==> flow/design.v <==
`timescale 1ns / 1ps
module adder(
    input wire [7:0] in1,
    input wire [7:0] in2,
    input wire sub,  
    output wire [7:0] out
    );
    reg [7:0] tmp;
    wire s0,s1,s2,s3,s4,s5,s6,s7;
    wire co0,co1,co2,co3,co4,co5,co6,co7;
    fa f0(in1[0],in2[0],1'b0,s0,co0);
    fa f1(in1[1],in2[1],co0,s1,co1);
    fa f2(in1[2],in2[2],co1,s2,co2);
    fa f3(in1[3],in2[3],co2,s3,co3);
    fa f4(in1[4],in2[4],co3,s4,co4);
    fa f5(in1[5],in2[5],co4,s5,co5);
    fa f6(in1[6],in2[6],co5,s6,co6);
    fa f7(in1[7],in2[7],co6,s7,co7);  
    assign out = {s7,s6,s5,s4,s3,s2,s1,s0} + sub;
endmodule 
module fa( input A,
       input B,
       input CIN,
       output S,
       output COUT
       );
       assign S = A^B^CIN;
       assign COUT = (A&B) | (CIN&A) | (CIN&B);
endmodule
`timescale 1ns / 1ps
module multiplier(
    input wire [7:0] in1,
    input wire [7:0] in2,
    output wire [7:0] out 
    );
    wire [8:0] A_out1, A_out2, A_out3, A_out4, A_out5, A_out6, A_out7, A_out8;
    wire [7:0] Q_out1, Q_out2, Q_out3, Q_out4, Q_out5, Q_out6, Q_out7, Q_out8;
    wire q0_1, q0_2, q0_3, q0_4, q0_5, q0_6, q0_7, q0_8; 
    Booth B1 (
        9'h000,in1,in2,1'b0,
        A_out1,Q_out1,q0_1
        );
    Booth B2 (
        A_out1,in1,Q_out1,q0_1,
        A_out2,Q_out2,q0_2
        );
    Booth B3 (
        A_out2,in1,Q_out2,q0_2,
        A_out3,Q_out3,q0_3
        );
    Booth B4 (
        A_out3,in1,Q_out3,q0_3,
        A_out4,Q_out4,q0_4
        );
    Booth B5 (
        A_out4,in1,Q_out4,q0_4,
        A_out5,Q_out5,q0_5
        );
    Booth B6 (
        A_out5,in1,Q_out5,q0_5,
        A_out6,Q_out6,q0_6
        );
    Booth B7 (
        A_out6,in1,Q_out6,q0_6,
        A_out7,Q_out7,q0_7
        );
    Booth B8 (
        A_out7,in1,Q_out7,q0_7,
        A_out8,Q_out8,q0_8
        );
    assign out = A_out8[7:0];  
endmodule
module Booth(
    input [8:0] A_in,
    input [7:0] M,
    input [7:0] Q_in,
    input  q0,
    output reg [8:0] A_out,
    output reg [7:0] Q_out,
    output reg q0_out
    );
    wire [8:0] sum, diff;
    assign sum = A_in + {M[7], M};
    assign diff = A_in - {M[7], M};
    always@(A_in,Q_in,M,q0,sum,diff)
    begin
        case({Q_in[0],q0})
            2'b00,2'b11: {A_out, Q_out, q0_out} = {A_in[8], A_in, Q_in};
            2'b01: {A_out, Q_out, q0_out} = {sum[8], sum, Q_in};
            default: {A_out, Q_out, q0_out} = {diff[8], diff, Q_in};
        endcase
    end
endmodule
`timescale 1ns / 1ps
module register(
    input wire [7:0] din,
    input wire clk,
    input wire reset,
    input wire ld,
    output reg [7:0] data
    );
    always@(posedge clk or posedge reset)
    begin
        if(reset == 1)
            data <= 0;
        else if(ld == 1)
            data <= din;
    end
endmodule
`timescale 1ns / 1ps
module controller(
    input wire clk,
    input wire reset,
    output reg [3:0] state,
    output reg [9:0] load, mul_en, add1_en, add2_en, mul_read, add1_read, add2_read  
    );
    parameter [3:0] s1 = 4'b0000,
                    s2 = 4'b0001,
                    s3 = 4'b0011,
                    s4 = 4'b0010,
                    s5 = 4'b0110,
                    s6 = 4'b0111,
                    s7 = 4'b1111,
                    s8 = 4'b1110,
                    s9 = 4'b1010,
                    s10 = 4'b1011,
                    s11 = 4'b1001,
                    s12 = 4'b1000;
    reg not_first_flag;  
    always@(posedge clk or posedge reset)
    begin
        if(reset)
            begin
                state <= s1;
                not_first_flag <= 1'b0;
            end
        else
        begin
            if(state == s3)
                not_first_flag <= 1'b1;
            case(state)
                s1: state <= s2;
                s2: state <= s3;
                s3: state <= s4;
                s4: state <= s5;
                s5: state <= s6;
                s6: state <= s7;
                s7: state <= s8;
                s8: state <= s9;
                s9: state <= s10;
                s10: state <= s11;
                s11: state <= s12;
                s12: state <= s1;
                default: state <= s1;
            endcase
        end       
    end
    always@(*)
    begin
        load = 0;
        mul_en = 0;
        add1_en = 0;
        add2_en = 0;
        mul_read = 0;
        add1_read = 0;
        add2_read = 0;
        case(state)
            s1: 
                begin
                    load = 10'b0000000001;
                    if(not_first_flag)
                    begin
                        mul_en = 0; 
                        add1_en = 10'b1000001000; 
                        add2_en = 10'b0001000100; 
                        mul_read = 0; 
                        add1_read = 10'b0000000100;
                        add2_read = 0;
                    end
                end
            s2: 
                begin
                    load = 10'b0000000010;
                    if(not_first_flag)
                    begin
                        mul_en = 0; 
                        add1_en = 0; 
                        add2_en = 10'b0010001000; 
                        mul_read = 0; 
                        add1_read = 10'b0000001000;
                        add2_read = 0;
                    end
                end
            s3:
                begin
                    load = 10'b0000000100; 
                    mul_en = 0; 
                    add1_en = 0; 
                    add2_en = 0; 
                    mul_read = 0; 
                    add1_read = 0;
                    add2_read = 0;
                end
            s4:
                begin
                    load = 10'b0000001000;
                    mul_en = 0;
                    add1_en = 0; 
                    add2_en = 0; 
                    mul_read = 0;
                    add1_read = 0;
                    add2_read = 0;
                end
            s5:
                begin
                    load = 10'b0000010000;
                    mul_en = 0;
                    add1_en = 0; 
                    add2_en = 0; 
                    mul_read = 0;
                    add1_read = 0;
                    add2_read = 0;
                end
            s6:
                begin
                    load = 10'b0000100000;
                    mul_en = 10'b0000010001;  
                    add1_en = 0; 
                    add2_en = 0; 
                    mul_read = 0;
                    add1_read = 0;
                    add2_read = 0;
                end
            s7:
                begin
                    load = 10'b0001000000;
                    mul_en = 10'b0000100010;  
                    add1_en = 0; 
                    add2_en = 0; 
                    mul_read = 10'b0000000001;  
                    add1_read = 0;
                    add2_read = 0;
                end
            s8:
                begin
                    load = 10'b0010000000;  
                    mul_en = 10'b0001000100;  
                    add1_en = 0; 
                    add2_en = 0; 
                    mul_read = 10'b0000000010;  
                    add1_read = 0;
                    add2_read = 0;
                end
            s9:
                begin
                    load = 10'b0100000000;  
                    mul_en = 10'b0010001000;  
                    add1_en = 0; 
                    add2_en = 0; 
                    mul_read = 10'b0000000100;  
                    add1_read = 0;
                    add2_read = 0;
                end
            s10:
                begin
                    load = 10'b1000000000;  
                    mul_en = 0; 
                    add1_en = 10'b0100000001; 
                    add2_en = 0; 
                    mul_read = 10'b0000001000;  
                    add1_read = 0;
                    add2_read = 0;
                end
            s11:
                begin
                    load = 10'b0100000000;  
                    mul_en = 0; 
                    add1_en = 10'b1000000010; 
                    add2_en = 10'b0000010001; 
                    mul_read = 0; 
                    add1_read = 10'b0000000001;
                    add2_read = 0;
                end
            s12:
                begin
                    load = 10'b1000000000;  
                    mul_en = 0; 
                    add1_en = 10'b0100000100; 
                    add2_en = 10'b0000100010; 
                    mul_read = 0; 
                    add1_read = 10'b0000000010;
                    add2_read = 0;
                end
            default: 
                load = 0;
        endcase
    end
endmodule
`timescale 1ns / 1ps
module datapath(
    input wire clk,
    input wire reset,
    input wire [3:0] state,
    input wire [7:0] next_in,
    input wire [9:0] load, mul_en, add1_en, add2_en, mul_read, add1_read, add2_read,  
    output wire [7:0] r1,r2,r3,r4,r5,r6,r7,r8,r9,r10,  
    output reg [7:0] f
    );
    parameter [3:0] s1 = 4'b0000,
                    s2 = 4'b0001,
                    s3 = 4'b0011,
                    s4 = 4'b0010,
                    s5 = 4'b0110,
                    s6 = 4'b0111,
                    s7 = 4'b1111,
                    s8 = 4'b1110,
                    s9 = 4'b1010,
                    s10 = 4'b1011,
                    s11 = 4'b1001,
                    s12 = 4'b1000;
    wire [7:0] sum1,sum2,prod;  
    reg [7:0] add11,add12,add21,add22,mul1,mul2;
    reg not_first_flag;  
    adder A1(add11,add12,1'b0,sum1);  
    adder A2(add21,~add22,1'b1,sum2);  
    multiplier M1(mul1,mul2,prod);
    register reg1((load[0]) ? next_in : (mul_read[0]) ? prod : (add1_read[0]) ? sum1 : (add2_read[0]) ? sum2 : 8'b0,
        clk,reset,
        load[0] || mul_read[0] || add1_read[0] || add2_read[0],
        r1);
    register reg2((load[1]) ? next_in : (mul_read[1]) ? prod : (add1_read[1]) ? sum1 : (add2_read[1]) ? sum2 : 8'b0,
        clk,reset,
        load[1] || mul_read[1] || add1_read[1] || add2_read[1],
        r2);
    register reg3((load[2]) ? next_in : (mul_read[2]) ? prod : (add1_read[2]) ? sum1 : (add2_read[2]) ? sum2 : 8'b0,
        clk,reset,
        load[2] || mul_read[2] || add1_read[2] || add2_read[2],
        r3);
    register reg4((load[3]) ? next_in : (mul_read[3]) ? prod : (add1_read[3]) ? sum1 : (add2_read[3]) ? sum2 : 8'b0,
        clk,reset,
        load[3] || mul_read[3] || add1_read[3] || add2_read[3],
        r4);
    register reg5((load[4]) ? next_in : (mul_read[4]) ? prod : (add1_read[4]) ? sum1 : (add2_read[4]) ? sum2 : 8'b0,
        clk,reset,
        load[4] || mul_read[4] || add1_read[4] || add2_read[4],
        r5);
    register reg6((load[5]) ? next_in : (mul_read[5]) ? prod : (add1_read[5]) ? sum1 : (add2_read[5]) ? sum2 : 8'b0,
        clk,reset,
        load[5] || mul_read[5] || add1_read[5] || add2_read[5],
        r6);
    register reg7((load[6]) ? next_in : (mul_read[6]) ? prod : (add1_read[6]) ? sum1 : (add2_read[6]) ? sum2 : 8'b0,
        clk,reset,
        load[6] || mul_read[6] || add1_read[6] || add2_read[6],
        r7);
    register reg8((load[7]) ? next_in : (mul_read[7]) ? prod : (add1_read[7]) ? sum1 : (add2_read[7]) ? sum2 : 8'b0,
        clk,reset,
        load[7] || mul_read[7] || add1_read[7] || add2_read[7],
        r8);
    register reg9((load[8]) ? next_in : (mul_read[8]) ? prod : (add1_read[8]) ? sum1 : (add2_read[8]) ? sum2 : 8'b0,
        clk,reset,
        load[8] || mul_read[8] || add1_read[8] || add2_read[8],
        r9);
    register reg10((load[9]) ? next_in : (mul_read[9]) ? prod : (add1_read[9]) ? sum1 : (add2_read[9]) ? sum2 : 8'b0,
        clk,reset,
        load[9] || mul_read[9] || add1_read[9] || add2_read[9],
        r10);
    always@(posedge clk or posedge reset)
    begin
        if(reset)
        begin
            f <= 0;     
            not_first_flag <= 1'b0;
        end
        else
        begin
            case(state)
                s1, s2, s3:
                    if(not_first_flag)
                        f <= sum2;
                s4:
                    not_first_flag <= 1'b1;
                s12:
                    f <= sum2;
                default: ;
            endcase
        end
    end
    always@(posedge clk)
    begin
        case(state)
            s1:
                begin
                    if(not_first_flag)
                    begin
                        add11 <= r4;
                        add12 <= r10;
                        add21 <= sum1;
                        add22 <= r7;
                    end
                end
            s2:
                begin
                    if(not_first_flag)
                    begin
                        add21 <= sum1;
                        add22 <= r8;
                    end
                end
            s6:  
                begin
                    mul1 <= r1;
                    mul2 <= r5;
                end
            s7:  
                begin
                    mul1 <= r2;
                    mul2 <= r6;
                end
            s8:  
                begin
                    mul1 <= r3;
                    mul2 <= r7;
                end
            s9:  
                begin
                    mul1 <= r4;
                    mul2 <= r8;
                end
            s10:  
                begin
                    add11 <= r1;
                    add12 <= r9;
                end
            s11:  
                begin
                    add11 <= r2;
                    add12 <= r10;
                    add21 <= sum1;
                    add22 <= r5;
                end
            s12:  
                begin
                    add11 <= r3;
                    add12 <= r9;
                    add21 <= sum1;
                    add22 <= r6;
                end
            default: ;
        endcase
    end
endmodule
`timescale 1ns / 1ps
module top(
    input wire clk,
    input wire reset,
    input wire [7:0] next_in,
    output wire [7:0] f
    );
    wire [7:0] r1,r2,r3,r4,r5,r6,r7,r8,r9,r10;  
    wire [9:0] load, mul_en, add1_en, add2_en, mul_read, add1_read, add2_read;
    wire [3:0] state;
    controller C1(
        clk,
        reset,
        state,
        load, mul_en, add1_en, add2_en, mul_read, add1_read, add2_read  
    );
    datapath DP1(
        clk,
        reset,
        state,
        next_in,
        load, mul_en, add1_en, add2_en, mul_read, add1_read, add2_read,  
        r1,r2,r3,r4,r5,r6,r7,r8,r9,r10,  
        f
    );
endmodule
; From RTL to reports: top
; What the tools print for top, step after step.
; Line numbers count from 1 in the design file above.
; Operators: Yosys type, input widths -> output width; for muxes data width and select width s.
; Cell names lack the library's common part.
; The mark n/a stands for no value.
[design]
top_module = top
clock_port = clk
library = sky130hd
lib_corner = tt_025C_1v80

; Word-level counts
; Source: Yosys, flattened and elaborated, memories not mapped. Widths are those after wreduce. Registers that Yosys merges into a memory's read port (data or address) are not register bits. Print and check cells do not count. Equal cells are merged and count once.
; Yosys's memory passes give these memory sizes; they may raise the number of words (mostly to a power of two), join words into wider ones and drop unused or constant bits.
[op_classes]
add_sub_neg = 16
eq_ne = 29
mux = 56
bitwise = 93
n_reduce_logical = 52
[ops]
columns = op, n
row1 = $mux 8, 36
row2 = $pmux 18 s2, 6
row3 = $pmux 8 s4, 4
row4 = $pmux 10 s10, 1
row5 = $add 9x9->9, 7
row6 = $sub 9x9->9, 7
row7 = $pmux 10 s4, 1
row8 = $and 1x1->1, 38
row9 = $pmux 17 s2, 1
row10 = $pmux 8 s2, 2
row11 = $xor 1x1->1, 30
row12 = $or 1x1->1, 24
row13 = $eq 4x4->1 const B, 6
row14 = $pmux 8 s3, 1
row15 = $reduce_or 2->1, 11
row16 = $mux 18, 1
row17 = $logic_not 2->1, 8
row18 = $pmux 4 s4, 1
row19 = $logic_or 1x1->1, 14
row20 = $eq 2x1->1 const B, 7
row21 = $eq 2x2->1 const B, 7
row22 = $reduce_bool 4->1, 3
row23 = $sub 1x8->9 const A, 1
row24 = $ne 2x1->1 const B, 4
row25 = $reduce_and 2->1, 4
row26 = $eq 4x2->1 const B, 2
row27 = $eq 4x3->1 const B, 2
row28 = $add 8x1->8 const B, 1
; Not listed: further kinds 10, cells in them 16.
[bits]
register_bits = 138
mem_bits_ro = 64
clocked_rd_ports_x_width = 4
memories = 1
input_bits = 10
output_inout_bits = 8
word_cells = 266
[memory_table]
columns = name, words, word_bits, read_ports, write_ports, line_no
row1 = (name not given), 16, 4, 1, 0, 141  ; case(state)

; Depth
; Yosys ltp: most cells in a row. Word level: on the elaborated netlist, between registers, memories and ports. Mapped: between sequential cells and ports; inverters and the memories' decode and read muxes count.
[depth]
ltp_word = 25
ABC_AREA = 0
ltp_mapped = 55
ltp_nobuf = 53

; After synthesis
; Source: synth_stat.txt of the flow (Yosys; design flattened, memories mapped). It holds for the ABC_AREA given above (unset counts as 0); a run with the other value may have another netlist.
[types]
columns = type, n, area_total_um2
row1 = dfrtp_1, 94, 2.35E+03
row2 = edfxtp_1, 48, 1.44E+03
row3 = mux2_2, 72, 810.778
row4 = ha_1, 63, 788.256
row5 = nand2_1, 160, 600.576
row6 = xnor2_1, 66, 578.054
row7 = a222oi_1, 56, 560.538
row8 = xor2_1, 46, 402.886
row9 = nor2_1, 106, 397.882
row10 = fa_1, 19, 380.365
row11 = a21oi_1, 67, 335.322
row12 = o21ai_0, 51, 255.245
row13 = inv_1, 61, 228.97
row14 = clkbuf_1, 50, 187.68
row15 = a21o_1, 22, 165.158
row16 = nor3_1, 29, 145.139
row17 = nand3_1, 24, 120.115
row18 = xnor3_1, 4, 90.086
; Not listed: further types 79, cells in them 248.
[synth_totals]
stdcells = 1286
synth_area_um2 = 11787.6
seq_area_um2 = 3793.6
flip_flops = 142
buf_cells = 70
; The figures by module come from a second, unflattened synthesis with its own total; it is not the netlist above.
[unflattened]
cells_unflattened = 1960
area_unflattened_um2 = 16359.4
; Rows give one instance, submodules left out.
[by_module]
columns = module, instances, n_cells, mod_area_um2, mod_seq_area_um2
row1 = Booth, 8, 112, 757.0, 0.0
row2 = datapath, 1, 731, 5572.8, 1666.6
row3 = register, 10, 18, 335.3, 200.2
row4 = controller, 1, 102, 795.8, 125.1
row5 = fa, 16, 1, 20.0, 0.0
row6 = adder, 2, 17, 128.9, 0.0
row7 = multiplier, 1, 1, 3.8, 0.0
row8 = top, 1, 0, 0.0, 0.0

; Path before layout
; Source: OpenSTA report_checks on the synthesized netlist (no wires, ideal clock, input and output delay 20% of the period each), path of least setup slack; recovery checks are left aside. Register names are those of the netlist, which keeps one name where synthesis merged equal registers.
[synth_timing]
kind = register -> register
from = reg DP1.mul1[0]
to = reg DP1.reg2.data[7]
period_ns = 12.0
setup_ns = 0.134
launch_ns = 0.000
t_arrival_ns = 11.140
required_time_ns = 11.866
path_slack_ns = 0.726
delay_ns = 11.274
driving_pins = 51
path_buffers = 3
synth_period_reached_ns = 11.274
; "delay_ns" = arrival - input delay + setup time.
; "driving_pins" counts driving pins, that of a launching flip-flop among them; a cell with two outputs on the path counts twice.
; "synth_period_reached_ns" = period - worst setup slack (recovery checks aside). The figure is calculated, with input and output delays left at 20% of the set period.
; The rows between start and end are the longest chain of elaborated cells between them; the timing report does not say that the signal goes this way. Where chains are equally long, one stands for them.
; Each line given opens the expression or statement behind the cell; cells for indexed reads and writes are added by Yosys, which also makes memories of some case tables.
; At most two assigning lines are given for a register; there are more.
[synth_between]
cell_sequence = edfxtp_1 -> clkbuf_1 -> inv_1 -> ha_1 -> buf_2 -> nor3b_2 -> buf_6 -> mux2i_2 -> ha_1 -> a21o_1 -> a31o_2 -> xnor2_1 -> o21ai_0 -> ha_1 -> a21oi_1 -> nand3b_1 -> or4_1 -> a221o_1 -> [... 15 more ...] -> o21ai_0 -> o31a_1 -> ha_1 -> nor3_1 -> a21oi_1 -> a21boi_0 -> a311oi_1 -> xor2_1 -> ha_1 -> or3b_2 -> mux4_2 -> nand2_1 -> ha_1 -> a21o_1 -> a31oi_1 -> mux2i_1 -> xor2_1 -> o21ai_1
elab_chain_cells = 18
cells_between = 25
lines_between = 4
classes_between = add/sub (15); mux (10)
[synth_rtl]
columns = item, line_no
row1 = "start, declared", 322  ; reg [7:0] add11,add12,add21,add22,mul1,mul2;
row2 = "start, assigned", 411  ; mul1 <= r1;
row3 = "start, assigned", 416  ; mul1 <= r2;
row4 = $sub 1x8->9, 84  ; assign diff = A_in - {M[7], M};
row5 = $mux 18, 87  ; case({Q_in[0],q0})
row6 = $sub 9x9->9, 84
row7 = $pmux 18 s2, 87
row8 = $sub 9x9->9, 84
row9 = $pmux 18 s2, 87
row10 = $sub 9x9->9, 84
row11 = [... 3 more ...], n/a
row12 = $sub 9x9->9, 84
row13 = $pmux 18 s2, 87
row14 = $sub 9x9->9, 84
row15 = $pmux 18 s2, 87
row16 = $sub 9x9->9, 84
row17 = $pmux 17 s2, 87
row18 = $mux 8 (2 in a row), 331  ; register reg2((load[1]) ? next_in : (mul_read[1]) ? prod : (add1_read[1]) ? sum1 : (add2_read[1]) ? sum2 : 8'b ...
row19 = "end, assigned", 105  ; data <= 0;
row20 = "end, assigned", 107  ; data <= din;
row21 = "end, declared", 100  ; output reg [7:0] data

; Timing after layout
; Path of least setup slack in the final report of run A (OpenROAD, finished layout, wires in). Where an end is a register, its clock arrival counts in the times.
[layout_timing]
kind = register -> register
from = reg DP1.mul1[1]
to = reg DP1.reg2.data[7]
period_ns = 10.0
setup_ns = 0.13
launch_ns = 0.42
t_arrival_ns = 10.66
required_time_ns = 10.29
path_slack_ns = -0.37
driving_pins = 48
path_buffers = 1
; The rows between start and end are the longest chain of elaborated cells between them; the timing report does not say that the signal goes this way. Where chains are equally long, one stands for them.
; At most two assigning lines are given for a register; there are more.
[layout_between]
cell_sequence = edfxtp_1 -> inv_2 -> ha_4 -> nor3b_4 -> mux2i_4 -> ha_4 -> a21o_1 -> a31o_2 -> xnor2_1 -> o21ai_1 -> ha_1 -> a21oi_2 -> nand3b_1 -> or4_4 -> a221o_1 -> and3_4 -> o31a_1 -> or3_4 -> [... 12 more ...] -> o31a_1 -> ha_4 -> a21o_1 -> a21oi_2 -> a21boi_2 -> a311oi_2 -> xor2_1 -> ha_1 -> or3b_4 -> mux4_2 -> nand2_2 -> ha_4 -> a21o_1 -> a31oi_2 -> mux2i_1 -> xor2_1 -> buf_4 -> o21ai_1
elab_chain_cells = 18
cells_between = 25
lines_between = 4
classes_between = add/sub (15); mux (10)
[layout_rtl]
columns = item, line_no
row1 = "start, declared", 322  ; reg [7:0] add11,add12,add21,add22,mul1,mul2;
row2 = "start, assigned", 411  ; mul1 <= r1;
row3 = "start, assigned", 416  ; mul1 <= r2;
row4 = $sub 1x8->9, 84  ; assign diff = A_in - {M[7], M};
row5 = $mux 18, 87  ; case({Q_in[0],q0})
row6 = $sub 9x9->9, 84
row7 = $pmux 18 s2, 87
row8 = $sub 9x9->9, 84
row9 = $pmux 18 s2, 87
row10 = $sub 9x9->9, 84
row11 = [... 3 more ...], n/a
row12 = $sub 9x9->9, 84
row13 = $pmux 18 s2, 87
row14 = $sub 9x9->9, 84
row15 = $pmux 18 s2, 87
row16 = $sub 9x9->9, 84
row17 = $pmux 17 s2, 87
row18 = $mux 8 (2 in a row), 331  ; register reg2((load[1]) ? next_in : (mul_read[1]) ? prod : (add1_read[1]) ? sum1 : (add2_read[1]) ? sum2 : 8'b ...
row19 = "end, assigned", 105  ; data <= 0;
row20 = "end, assigned", 107  ; data <= din;
row21 = "end, declared", 100  ; output reg [7:0] data

Ticket comment

Settings and measured results of 2 stored flow runs for module top (sky130hd), not sorted in any way. The constraints put input and output delay at 20% of the set period each and load the outputs with 0.01 pF.
"period_reached_ns" = clock period - worst setup slack. The figure is calculated, with input and output delays left at 20% of the set period.
"critical_path_time_ns" is the time allowed to the run's worst setup path (the clock period less input and output delay, where it has them) less its slack. Clock arrival times count: a late capture clock shortens it, a late launch clock lengthens it.
"design_power_mw" rests on the timing tool's default activity at the inputs, not on a simulated workload.

# run A
==> flow/run.sh <==
#!/bin/bash
# the make line also repeats the synthesis and layout settings of config.mk as NAME=value (left out here)
make -C /OpenROAD-flow-scripts/flow DESIGN_CONFIG=/design/flow/config.mk WORK_HOME=/design/flow/orfs CLKGATE_MAP_FILE= finish
==> flow/config.mk <==
export PLATFORM = sky130hd
export DESIGN_NAME = top
export DESIGN_NICKNAME = top
export VERILOG_FILES = /design/flow/design.v
export SDC_FILE = /design/flow/constraint.sdc
export NUM_CORES = 4
export LEC_CHECK = 0
export CAP_MARGIN = 20
export CELL_PAD_IN_SITES_DETAIL_PLACEMENT = 1
export CELL_PAD_IN_SITES_GLOBAL_PLACEMENT = 1
export CORE_MARGIN = 2
export CORE_UTILIZATION = 42
export CTS_CLUSTER_DIAMETER = 133
export CTS_CLUSTER_SIZE = 26
export GPL_ROUTABILITY_DRIVEN = 0
export GPL_TIMING_DRIVEN = 1
export MAX_ROUTING_LAYER = met5
export SLEW_MARGIN = 20
export TNS_END_PERCENT = 25
==> flow/constraint.sdc <==
create_clock -name core_clock -period 10.0 [get_ports {clk}]
set_input_delay 2.0000 -clock core_clock [delete_from_list [all_inputs] [get_ports {clk}]]
set_output_delay 2.0000 -clock core_clock [all_outputs]
set_load 0.01 [all_outputs]

==> run A: results <==
yosys_chip_area_um2=11787.6
timing.hold.ws_ns=0.493
final_cell_area_um2=14936.8
period_reached_ns=10.372
critical_path_time_ns=10.37
critical_path_kind="register -> register"
design_power_mw=1.907
worst_setup_slack_ns=-0.372
final_util_frac=0.539
fin_tns_ns=-2.349
design_die_area_um2=29420.8

# run B
==> flow/run.sh <==
#!/bin/bash
# the make line also repeats the synthesis and layout settings of config.mk as NAME=value (left out here)
make -C /OpenROAD-flow-scripts/flow DESIGN_CONFIG=/design/flow/config.mk WORK_HOME=/design/flow/orfs CLKGATE_MAP_FILE= finish
==> flow/config.mk <==
export PLATFORM = sky130hd
export DESIGN_NAME = top
export DESIGN_NICKNAME = top
export VERILOG_FILES = /design/flow/design.v
export SDC_FILE = /design/flow/constraint.sdc
export NUM_CORES = 4
export LEC_CHECK = 0
export ABC_AREA = 1
export CAP_MARGIN = 15
export CORE_MARGIN = 2
export CORE_UTILIZATION = 40
export CTS_CLUSTER_DIAMETER = 86
export GPL_ROUTABILITY_DRIVEN = 0
export SLEW_MARGIN = 30
==> flow/constraint.sdc <==
create_clock -name core_clock -period 13.6 [get_ports {clk}]
set_input_delay 2.7200 -clock core_clock [delete_from_list [all_inputs] [get_ports {clk}]]
set_output_delay 2.7200 -clock core_clock [all_outputs]
set_load 0.01 [all_outputs]

==> run B: results <==
yosys_chip_area_um2=11802.6
timing.hold.ws_ns=0.473
final_cell_area_um2=12923.6
period_reached_ns=9.925
critical_path_time_ns=9.93
critical_path_kind="register -> register"
design_power_mw=1.383
worst_setup_slack_ns=3.675
final_util_frac=0.448
fin_tns_ns=0.000
design_die_area_um2=30896.9
